==> flow/design.v <==
module TM_ALU (
    input  wire        clk,
    input  wire        reset,
    input  wire [7:0]  AvgTxLen,
    input  wire [7:0]  InstExed,
    input  wire [7:0]  CurTxLen,
    output wire [7:0]  AvgTxLen_new,
    output wire [7:0]  InstExed_new
);
    reg [15:0] mac_result;  
    reg [7:0]  inc_result;
    reg [15:0] mac_reg;     
    reg [7:0]  inc_reg;      
    reg [7:0]  AvgTxLen_reg;  
    always @(posedge clk) begin
        if (reset) begin
            mac_reg      <= 0;
            inc_reg      <= 0;
            AvgTxLen_reg <= 0;
        end else begin
            mac_result     <= AvgTxLen * InstExed;
            mac_reg      <= mac_result + CurTxLen;
            inc_result     <= InstExed + 1;
            inc_reg      <= inc_result;
            AvgTxLen_reg <= AvgTxLen;  
        end
    end
    reg [7:0] AvgTxLen_new_reg;
    always @(posedge clk) begin
        if (reset) begin
            AvgTxLen_new_reg <= 0;
        end else begin
            if (inc_reg == 0) begin  
                AvgTxLen_new_reg <= 0;
            end else begin
                AvgTxLen_new_reg <= mac_reg / inc_reg;
            end
        end
    end
    assign AvgTxLen_new  = AvgTxLen_new_reg;
    assign InstExed_new = (reset) ? 8'b0 : AvgTxLen_reg;  
endmodule
-- Reports on TM_ALU
Tool output for the design above, in the order of the flow.
Line numbers count from 1 in the design file above.
Operators carry their Yosys type and port widths (W data, S select, Z words).
A cell with -- has no value.
- top: TM_ALU
- clock: clk
- standard-cell library: sky130hd
- corner: tt_025C_1v80

-- Elaborated design
Counts by Yosys on the flattened word-level netlist (proc, flatten, opt, wreduce; memories kept). Register bits leave out memories and registers merged into their read ports (data or address); mux counts leave out enables and synchronous resets folded into registers. Print and check cells are left out. Cells with the same type and inputs are merged into one.
- add/sub/neg operators at 2
- noted $mul: 1
- divide/modulo/power cells: 1
- order comparisons: 0
- eq/ne operators at 0
- shift-type cells: 0
- muxes and demuxes at 1
- bitwise gates (word level) at 0
- reduce/logical cells: 2
- operators with widths (operator ; count):
    $div A16 B8 Y16 ; 1
    $mul A8 B8 Y16 ; 1
    $add A16 B8 Y16 ; 1
    $add A8 B1 Y8 const B ; 1
    $logic_not A8 Y1 ; 1
    $mux W8 ; 1
    $reduce_or A2 Y1 ; 1
- register bits after elaboration: 64
- bits in latches: 0
- noted bits in writable memories: 0
- memory bits (read-only) at 0
- clocked read ports x word width at 0
- memories kept at 0
- noted input port bits: 26
- output and inout port bits: 16
- elaborated cells: 13

-- Logic depth
Depth = most cells in a row (Yosys ltp): at word level without a register or memory, in the mapped netlist without a sequential cell, where the memories' decode and read muxes count.
- noted depth in word-level cells: 2
- noted ABC_AREA: 0
- mapped depth: 157
- mapped depth without buffers: 148

-- Mapped cells and area
The flow's flattened synthesis, as Yosys stat reports it; memories are mapped. The netlist is that of the ABC_AREA named above (0 if unset); the other value can give another one.
The area totals of this step are shown rounded.
- standard cells after synthesis at 1161
- noted chip area (Yosys): 9680 sq um
- sequential part of the area at 1520 sq um
- flip-flop cells at 64
- buffer cells at 38
- cells by type (cell type ; count ; total area (sq um)):
    sky130_fd_sc_hd__ha_1 ; 146 ; 1.83E+03
    sky130_fd_sc_hd__dfxtp_1 ; 40 ; 800.768
    sky130_fd_sc_hd__fa_1 ; 37 ; 740.71
    sky130_fd_sc_hd__edfxtp_1 ; 24 ; 720.691
    sky130_fd_sc_hd__o21a_1 ; 52 ; 390.374
    sky130_fd_sc_hd__inv_1 ; 94 ; 352.838
    sky130_fd_sc_hd__nand2_1 ; 91 ; 341.578
    sky130_fd_sc_hd__a21oi_1 ; 59 ; 295.283
    sky130_fd_sc_hd__xnor2_1 ; 33 ; 289.027
    sky130_fd_sc_hd__nor2_1 ; 76 ; 285.274
    sky130_fd_sc_hd__xor2_1 ; 29 ; 253.994
    sky130_fd_sc_hd__nor3_1 ; 49 ; 245.235
    sky130_fd_sc_hd__o21ai_0 ; 49 ; 245.235
    sky130_fd_sc_hd__nor2b_1 ; 38 ; 237.728
    sky130_fd_sc_hd__and2_1 ; 37 ; 231.472
    sky130_fd_sc_hd__mux2_2 ; 16 ; 180.173
    sky130_fd_sc_hd__a21o_1 ; 23 ; 172.666
    sky130_fd_sc_hd__mux2i_1 ; 16 ; 160.154
Not listed: further types 68, cells in them 252.

-- Worst setup path after synthesis
OpenSTA on the mapped netlist: ideal clock, no wires. The path of least setup slack (recovery checks aside). Input and output delay are each 20% of the period. Register names are those of the netlist, which keeps one name where synthesis merged equal registers.
- path type: reg2reg
- from: register inc_reg[7]
- to: register AvgTxLen_new_reg[0]
- clock period at 30000 ps
- noted library setup time: 165 ps
- time at the first pin: 0 ps
- arrival at 29817 ps
- required time: 29835 ps
- path slack at 18 ps
- path delay: 29982 ps
- stages on the path at 147
- noted buffers on the path: 10
- noted synthesis period reached: 29982 ps
"path delay" = arrival - input delay + setup time.
"stages on the path": output pins that drive a net of the path, with the launching flip-flop's if there is one; two outputs of one cell count as two.
"synthesis period reached" is the clock period less the worst setup slack; recovery checks do not enter. This is arithmetic on one report: input and output delays are still those of the set period (20% each).
At most two assigning lines are given for a register; there are more.
- path through: sky130_fd_sc_hd__dfxtp_1 > sky130_fd_sc_hd__buf_6 > sky130_fd_sc_hd__nor4_4 > sky130_fd_sc_hd__nand3_2 > sky130_fd_sc_hd__nor2_1 > sky130_fd_sc_hd__a21oi_1 > sky130_fd_sc_hd__a21oi_1 > sky130_fd_sc_hd__ha_1 > sky130_fd_sc_hd__or3_1 > sky130_fd_sc_hd__and3_1 > sky130_fd_sc_hd__a211o_1 > sky130_fd_sc_hd__and2_1 > sky130_fd_sc_hd__ha_1 > sky130_fd_sc_hd__a21oi_1 > sky130_fd_sc_hd__a2111o_1 > sky130_fd_sc_hd__o221a_2 > sky130_fd_sc_hd__or2_2 > sky130_fd_sc_hd__ha_1 > (+111 left out) > sky130_fd_sc_hd__a21o_1 > sky130_fd_sc_hd__nor2b_1 > sky130_fd_sc_hd__nand3_1 > sky130_fd_sc_hd__or4_1 > sky130_fd_sc_hd__buf_6 > sky130_fd_sc_hd__mux2_4 > sky130_fd_sc_hd__ha_1 > sky130_fd_sc_hd__nor2b_1 > sky130_fd_sc_hd__o21ai_0 > sky130_fd_sc_hd__nand2b_1 > sky130_fd_sc_hd__a21oi_1 > sky130_fd_sc_hd__nor2b_1 > sky130_fd_sc_hd__o21ai_0 > sky130_fd_sc_hd__nand2b_1 > sky130_fd_sc_hd__a21oi_1 > sky130_fd_sc_hd__nand2_1 > sky130_fd_sc_hd__a2111oi_0 > sky130_fd_sc_hd__a41oi_1
- noted elaborated cells between the ends (all ways): 3
- noted RTL lines with such cells: 2
- classes of those cells: div: 1; reduce/logical: 2
- ends and longest elaborated chain, after synthesis (element ; line ; text):
    start, declared ; 13 ; reg [7:0]  inc_reg;
    start, assigned ; 18 ; inc_reg      <= 0;
    start, assigned ; 24 ; inc_reg      <= inc_result;
    end, assigned ; 31 ; AvgTxLen_new_reg <= 0;
    end, assigned ; 36 ; AvgTxLen_new_reg <= mac_reg / inc_reg;
    end, declared ; 28 ; reg [7:0] AvgTxLen_new_reg;
Chain of elaborated cells between the ends: none given.

-- Timing after layout
From the final timing report of stored run 1: the path of least setup slack in the routed layout; clock arrival at registers is part of the times.
The path's times are printed in steps of 10 ps; the period is the one set.
- path type: reg2reg
- from: register inc_reg[3]
- to: register AvgTxLen_new_reg[0]
- clock period at 51900 ps
- noted library setup time: 140 ps
- time at the first pin: 340 ps
- arrival at 34250 ps
- required time: 52090 ps
- path slack at 17840 ps
- stages on the path at 142
- noted buffers on the path: 2
At most two assigning lines are given for a register; there are more.
- path through: sky130_fd_sc_hd__dfxtp_1 > sky130_fd_sc_hd__inv_1 > sky130_fd_sc_hd__nand3_2 > sky130_fd_sc_hd__nor2_1 > sky130_fd_sc_hd__a21oi_1 > sky130_fd_sc_hd__a21oi_1 > sky130_fd_sc_hd__ha_1 > sky130_fd_sc_hd__or3_1 > sky130_fd_sc_hd__and3_1 > sky130_fd_sc_hd__a211o_1 > sky130_fd_sc_hd__and2_1 > sky130_fd_sc_hd__ha_1 > sky130_fd_sc_hd__o211ai_1 > sky130_fd_sc_hd__a2111o_1 > sky130_fd_sc_hd__o221a_2 > sky130_fd_sc_hd__or2_2 > sky130_fd_sc_hd__ha_1 > sky130_fd_sc_hd__a21oi_1 > (+106 left out) > sky130_fd_sc_hd__a21o_1 > sky130_fd_sc_hd__a21o_1 > sky130_fd_sc_hd__nor2b_1 > sky130_fd_sc_hd__nand3_1 > sky130_fd_sc_hd__or4_1 > sky130_fd_sc_hd__mux2_4 > sky130_fd_sc_hd__ha_1 > sky130_fd_sc_hd__nor2b_1 > sky130_fd_sc_hd__o21ai_0 > sky130_fd_sc_hd__nand2b_1 > sky130_fd_sc_hd__a21oi_1 > sky130_fd_sc_hd__nor2b_1 > sky130_fd_sc_hd__o21ai_0 > sky130_fd_sc_hd__nand2b_1 > sky130_fd_sc_hd__a21oi_1 > sky130_fd_sc_hd__nand2_1 > sky130_fd_sc_hd__a2111oi_0 > sky130_fd_sc_hd__a41oi_1
- noted elaborated cells between the ends (all ways): 3
- noted RTL lines with such cells: 2
- classes of those cells: div: 1; reduce/logical: 2
- ends and longest elaborated chain, after layout (element ; line ; text):
    start, declared ; 13 ; reg [7:0]  inc_reg;
    start, assigned ; 18 ; inc_reg      <= 0;
    start, assigned ; 24 ; inc_reg      <= inc_result;
    end, assigned ; 31 ; AvgTxLen_new_reg <= 0;
    end, assigned ; 36 ; AvgTxLen_new_reg <= mac_reg / inc_reg;
    end, declared ; 28 ; reg [7:0] AvgTxLen_new_reg;
Chain of elaborated cells between the ends: none given.

Settings and measured results of 4 stored flow runs for module TM_ALU (sky130hd), not sorted in any way. The constraints put input and output delay at 20% of the set period each and load the outputs with 0.01 pF.
"achieved clock period" is the run's clock period less its worst setup slack. It is reckoned from that one timing run; input and output delays stay at 20% of the period that was set.
By "allowed time less slack (worst setup path)" is meant the share of the clock period that the worst setup path is allowed (20% is reserved at inputs, 20% at outputs), minus its slack. Clock arrival times at its registers enter into it.
"allowed time less slack (worst setup path)" is given in steps of 10 ps.
The results are shown rounded.

Stored run 1

==> flow/run.sh <==
#!/bin/bash
# the make line also repeats the synthesis and layout settings of config.mk as NAME=value (left out here)
make -C /OpenROAD-flow-scripts/flow DESIGN_CONFIG=/design/flow/config.mk WORK_HOME=/design/flow/orfs CLKGATE_MAP_FILE= finish
==> flow/config.mk <==
export PLATFORM = sky130hd
export DESIGN_NAME = TM_ALU
export DESIGN_NICKNAME = TM_ALU
export VERILOG_FILES = /design/flow/design.v
export SDC_FILE = /design/flow/constraint.sdc
export NUM_CORES = 4
export LEC_CHECK = 0
export CAP_MARGIN = 20
export CORE_MARGIN = 2
export CORE_UTILIZATION = 31
export SLEW_MARGIN = 20
export TNS_END_PERCENT = 75
==> flow/constraint.sdc <==
create_clock -name core_clock -period 51.9 [get_ports {clk}]
set_input_delay 10.3800 -clock core_clock [delete_from_list [all_inputs] [get_ports {clk}]]
set_output_delay 10.3800 -clock core_clock [all_outputs]
set_load 0.01 [all_outputs]

Measured in stored run 1:
- achieved clock period: 34062 ps
- noted the die size: 32700 sq um
- allowed time less slack (worst setup path) at 34060 ps
- kind of the worst setup path: reg2reg
- smallest hold slack: 441 ps
- final utilization: 35.0%
- area of the standard cells in the finished layout: 10700 sq um
- worst setup slack after layout: 17800 ps
- mapped cell area after synthesis at 9680 sq um
- noted the sum of negative setup slack: 0 ps

Stored run 2

==> flow/run.sh <==
#!/bin/bash
# the make line also repeats the synthesis and layout settings of config.mk as NAME=value (left out here)
make -C /OpenROAD-flow-scripts/flow DESIGN_CONFIG=/design/flow/config.mk WORK_HOME=/design/flow/orfs CLKGATE_MAP_FILE= finish
==> flow/config.mk <==
export PLATFORM = sky130hd
export DESIGN_NAME = TM_ALU
export DESIGN_NICKNAME = TM_ALU
export VERILOG_FILES = /design/flow/design.v
export SDC_FILE = /design/flow/constraint.sdc
export NUM_CORES = 4
export LEC_CHECK = 0
export CAP_MARGIN = 20
export CORE_MARGIN = 5
export CORE_UTILIZATION = 31
export GPL_TIMING_DRIVEN = 0
export MAX_ROUTING_LAYER = met4
export PLACE_DENSITY = 0.64
export SETUP_SLACK_MARGIN = 1.07
export SLEW_MARGIN = 20
export TNS_END_PERCENT = 75
==> flow/constraint.sdc <==
create_clock -name core_clock -period 51.9 [get_ports {clk}]
set_input_delay 10.3800 -clock core_clock [delete_from_list [all_inputs] [get_ports {clk}]]
set_output_delay 10.3800 -clock core_clock [all_outputs]
set_load 0.01 [all_outputs]

Measured in stored run 2:
- achieved clock period: 35805 ps
- noted the die size: 34900 sq um
- allowed time less slack (worst setup path) at 35800 ps
- kind of the worst setup path: reg2reg
- smallest hold slack: 445 ps
- final utilization: 35.4%
- area of the standard cells in the finished layout: 10900 sq um
- worst setup slack after layout: 16100 ps
- mapped cell area after synthesis at 9680 sq um
- noted the sum of negative setup slack: 0 ps

Stored run 3

==> flow/run.sh <==
#!/bin/bash
# the make line also repeats the synthesis and layout settings of config.mk as NAME=value (left out here)
make -C /OpenROAD-flow-scripts/flow DESIGN_CONFIG=/design/flow/config.mk WORK_HOME=/design/flow/orfs CLKGATE_MAP_FILE= finish
==> flow/config.mk <==
export PLATFORM = sky130hd
export DESIGN_NAME = TM_ALU
export DESIGN_NICKNAME = TM_ALU
export VERILOG_FILES = /design/flow/design.v
export SDC_FILE = /design/flow/constraint.sdc
export NUM_CORES = 4
export LEC_CHECK = 0
export CAP_MARGIN = 35
export CORE_ASPECT_RATIO = 0.64
export CORE_MARGIN = 9
export CORE_UTILIZATION = 41
export CTS_CLUSTER_DIAMETER = 119
export CTS_CLUSTER_SIZE = 96
export HOLD_SLACK_MARGIN = 0.01
export PLACE_DENSITY_LB_ADDON = 0.09
export SETUP_SLACK_MARGIN = 2.26
export SLEW_MARGIN = 30
export TNS_END_PERCENT = 95
==> flow/constraint.sdc <==
create_clock -name core_clock -period 37.5 [get_ports {clk}]
set_input_delay 7.5000 -clock core_clock [delete_from_list [all_inputs] [get_ports {clk}]]
set_output_delay 7.5000 -clock core_clock [all_outputs]
set_load 0.01 [all_outputs]

Measured in stored run 3:
- achieved clock period: 32538 ps
- noted the die size: 29600 sq um
- allowed time less slack (worst setup path) at 32540 ps
- kind of the worst setup path: reg2reg
- smallest hold slack: 450 ps
- final utilization: 47.1%
- area of the standard cells in the finished layout: 10800 sq um
- worst setup slack after layout: 4960 ps
- mapped cell area after synthesis at 9680 sq um
- noted the sum of negative setup slack: 0 ps

Stored run 4

==> flow/run.sh <==
#!/bin/bash
# the make line also repeats the synthesis and layout settings of config.mk as NAME=value (left out here)
make -C /OpenROAD-flow-scripts/flow DESIGN_CONFIG=/design/flow/config.mk WORK_HOME=/design/flow/orfs CLKGATE_MAP_FILE= finish
==> flow/config.mk <==
export PLATFORM = sky130hd
export DESIGN_NAME = TM_ALU
export DESIGN_NICKNAME = TM_ALU
export VERILOG_FILES = /design/flow/design.v
export SDC_FILE = /design/flow/constraint.sdc
export NUM_CORES = 4
export LEC_CHECK = 0
export CAP_MARGIN = 35
export CELL_PAD_IN_SITES_DETAIL_PLACEMENT = 2
export CELL_PAD_IN_SITES_GLOBAL_PLACEMENT = 2
export CORE_ASPECT_RATIO = 0.6
export CORE_MARGIN = 6
export CORE_UTILIZATION = 40
export CTS_CLUSTER_DIAMETER = 98
export HOLD_SLACK_MARGIN = -0.07
export SETUP_SLACK_MARGIN = -2.0
export SLEW_MARGIN = 25
==> flow/constraint.sdc <==
create_clock -name core_clock -period 40.7 [get_ports {clk}]
set_input_delay 8.1400 -clock core_clock [delete_from_list [all_inputs] [get_ports {clk}]]
set_output_delay 8.1400 -clock core_clock [all_outputs]
set_load 0.01 [all_outputs]

Measured in stored run 4:
- achieved clock period: 35123 ps
- noted the die size: 28200 sq um
- allowed time less slack (worst setup path) at 35120 ps
- kind of the worst setup path: reg2reg
- smallest hold slack: 449 ps
- final utilization: 45.8%
- area of the standard cells in the finished layout: 10700 sq um
- worst setup slack after layout: 5580 ps
- mapped cell area after synthesis at 9680 sq um
- noted the sum of negative setup slack: 0 ps
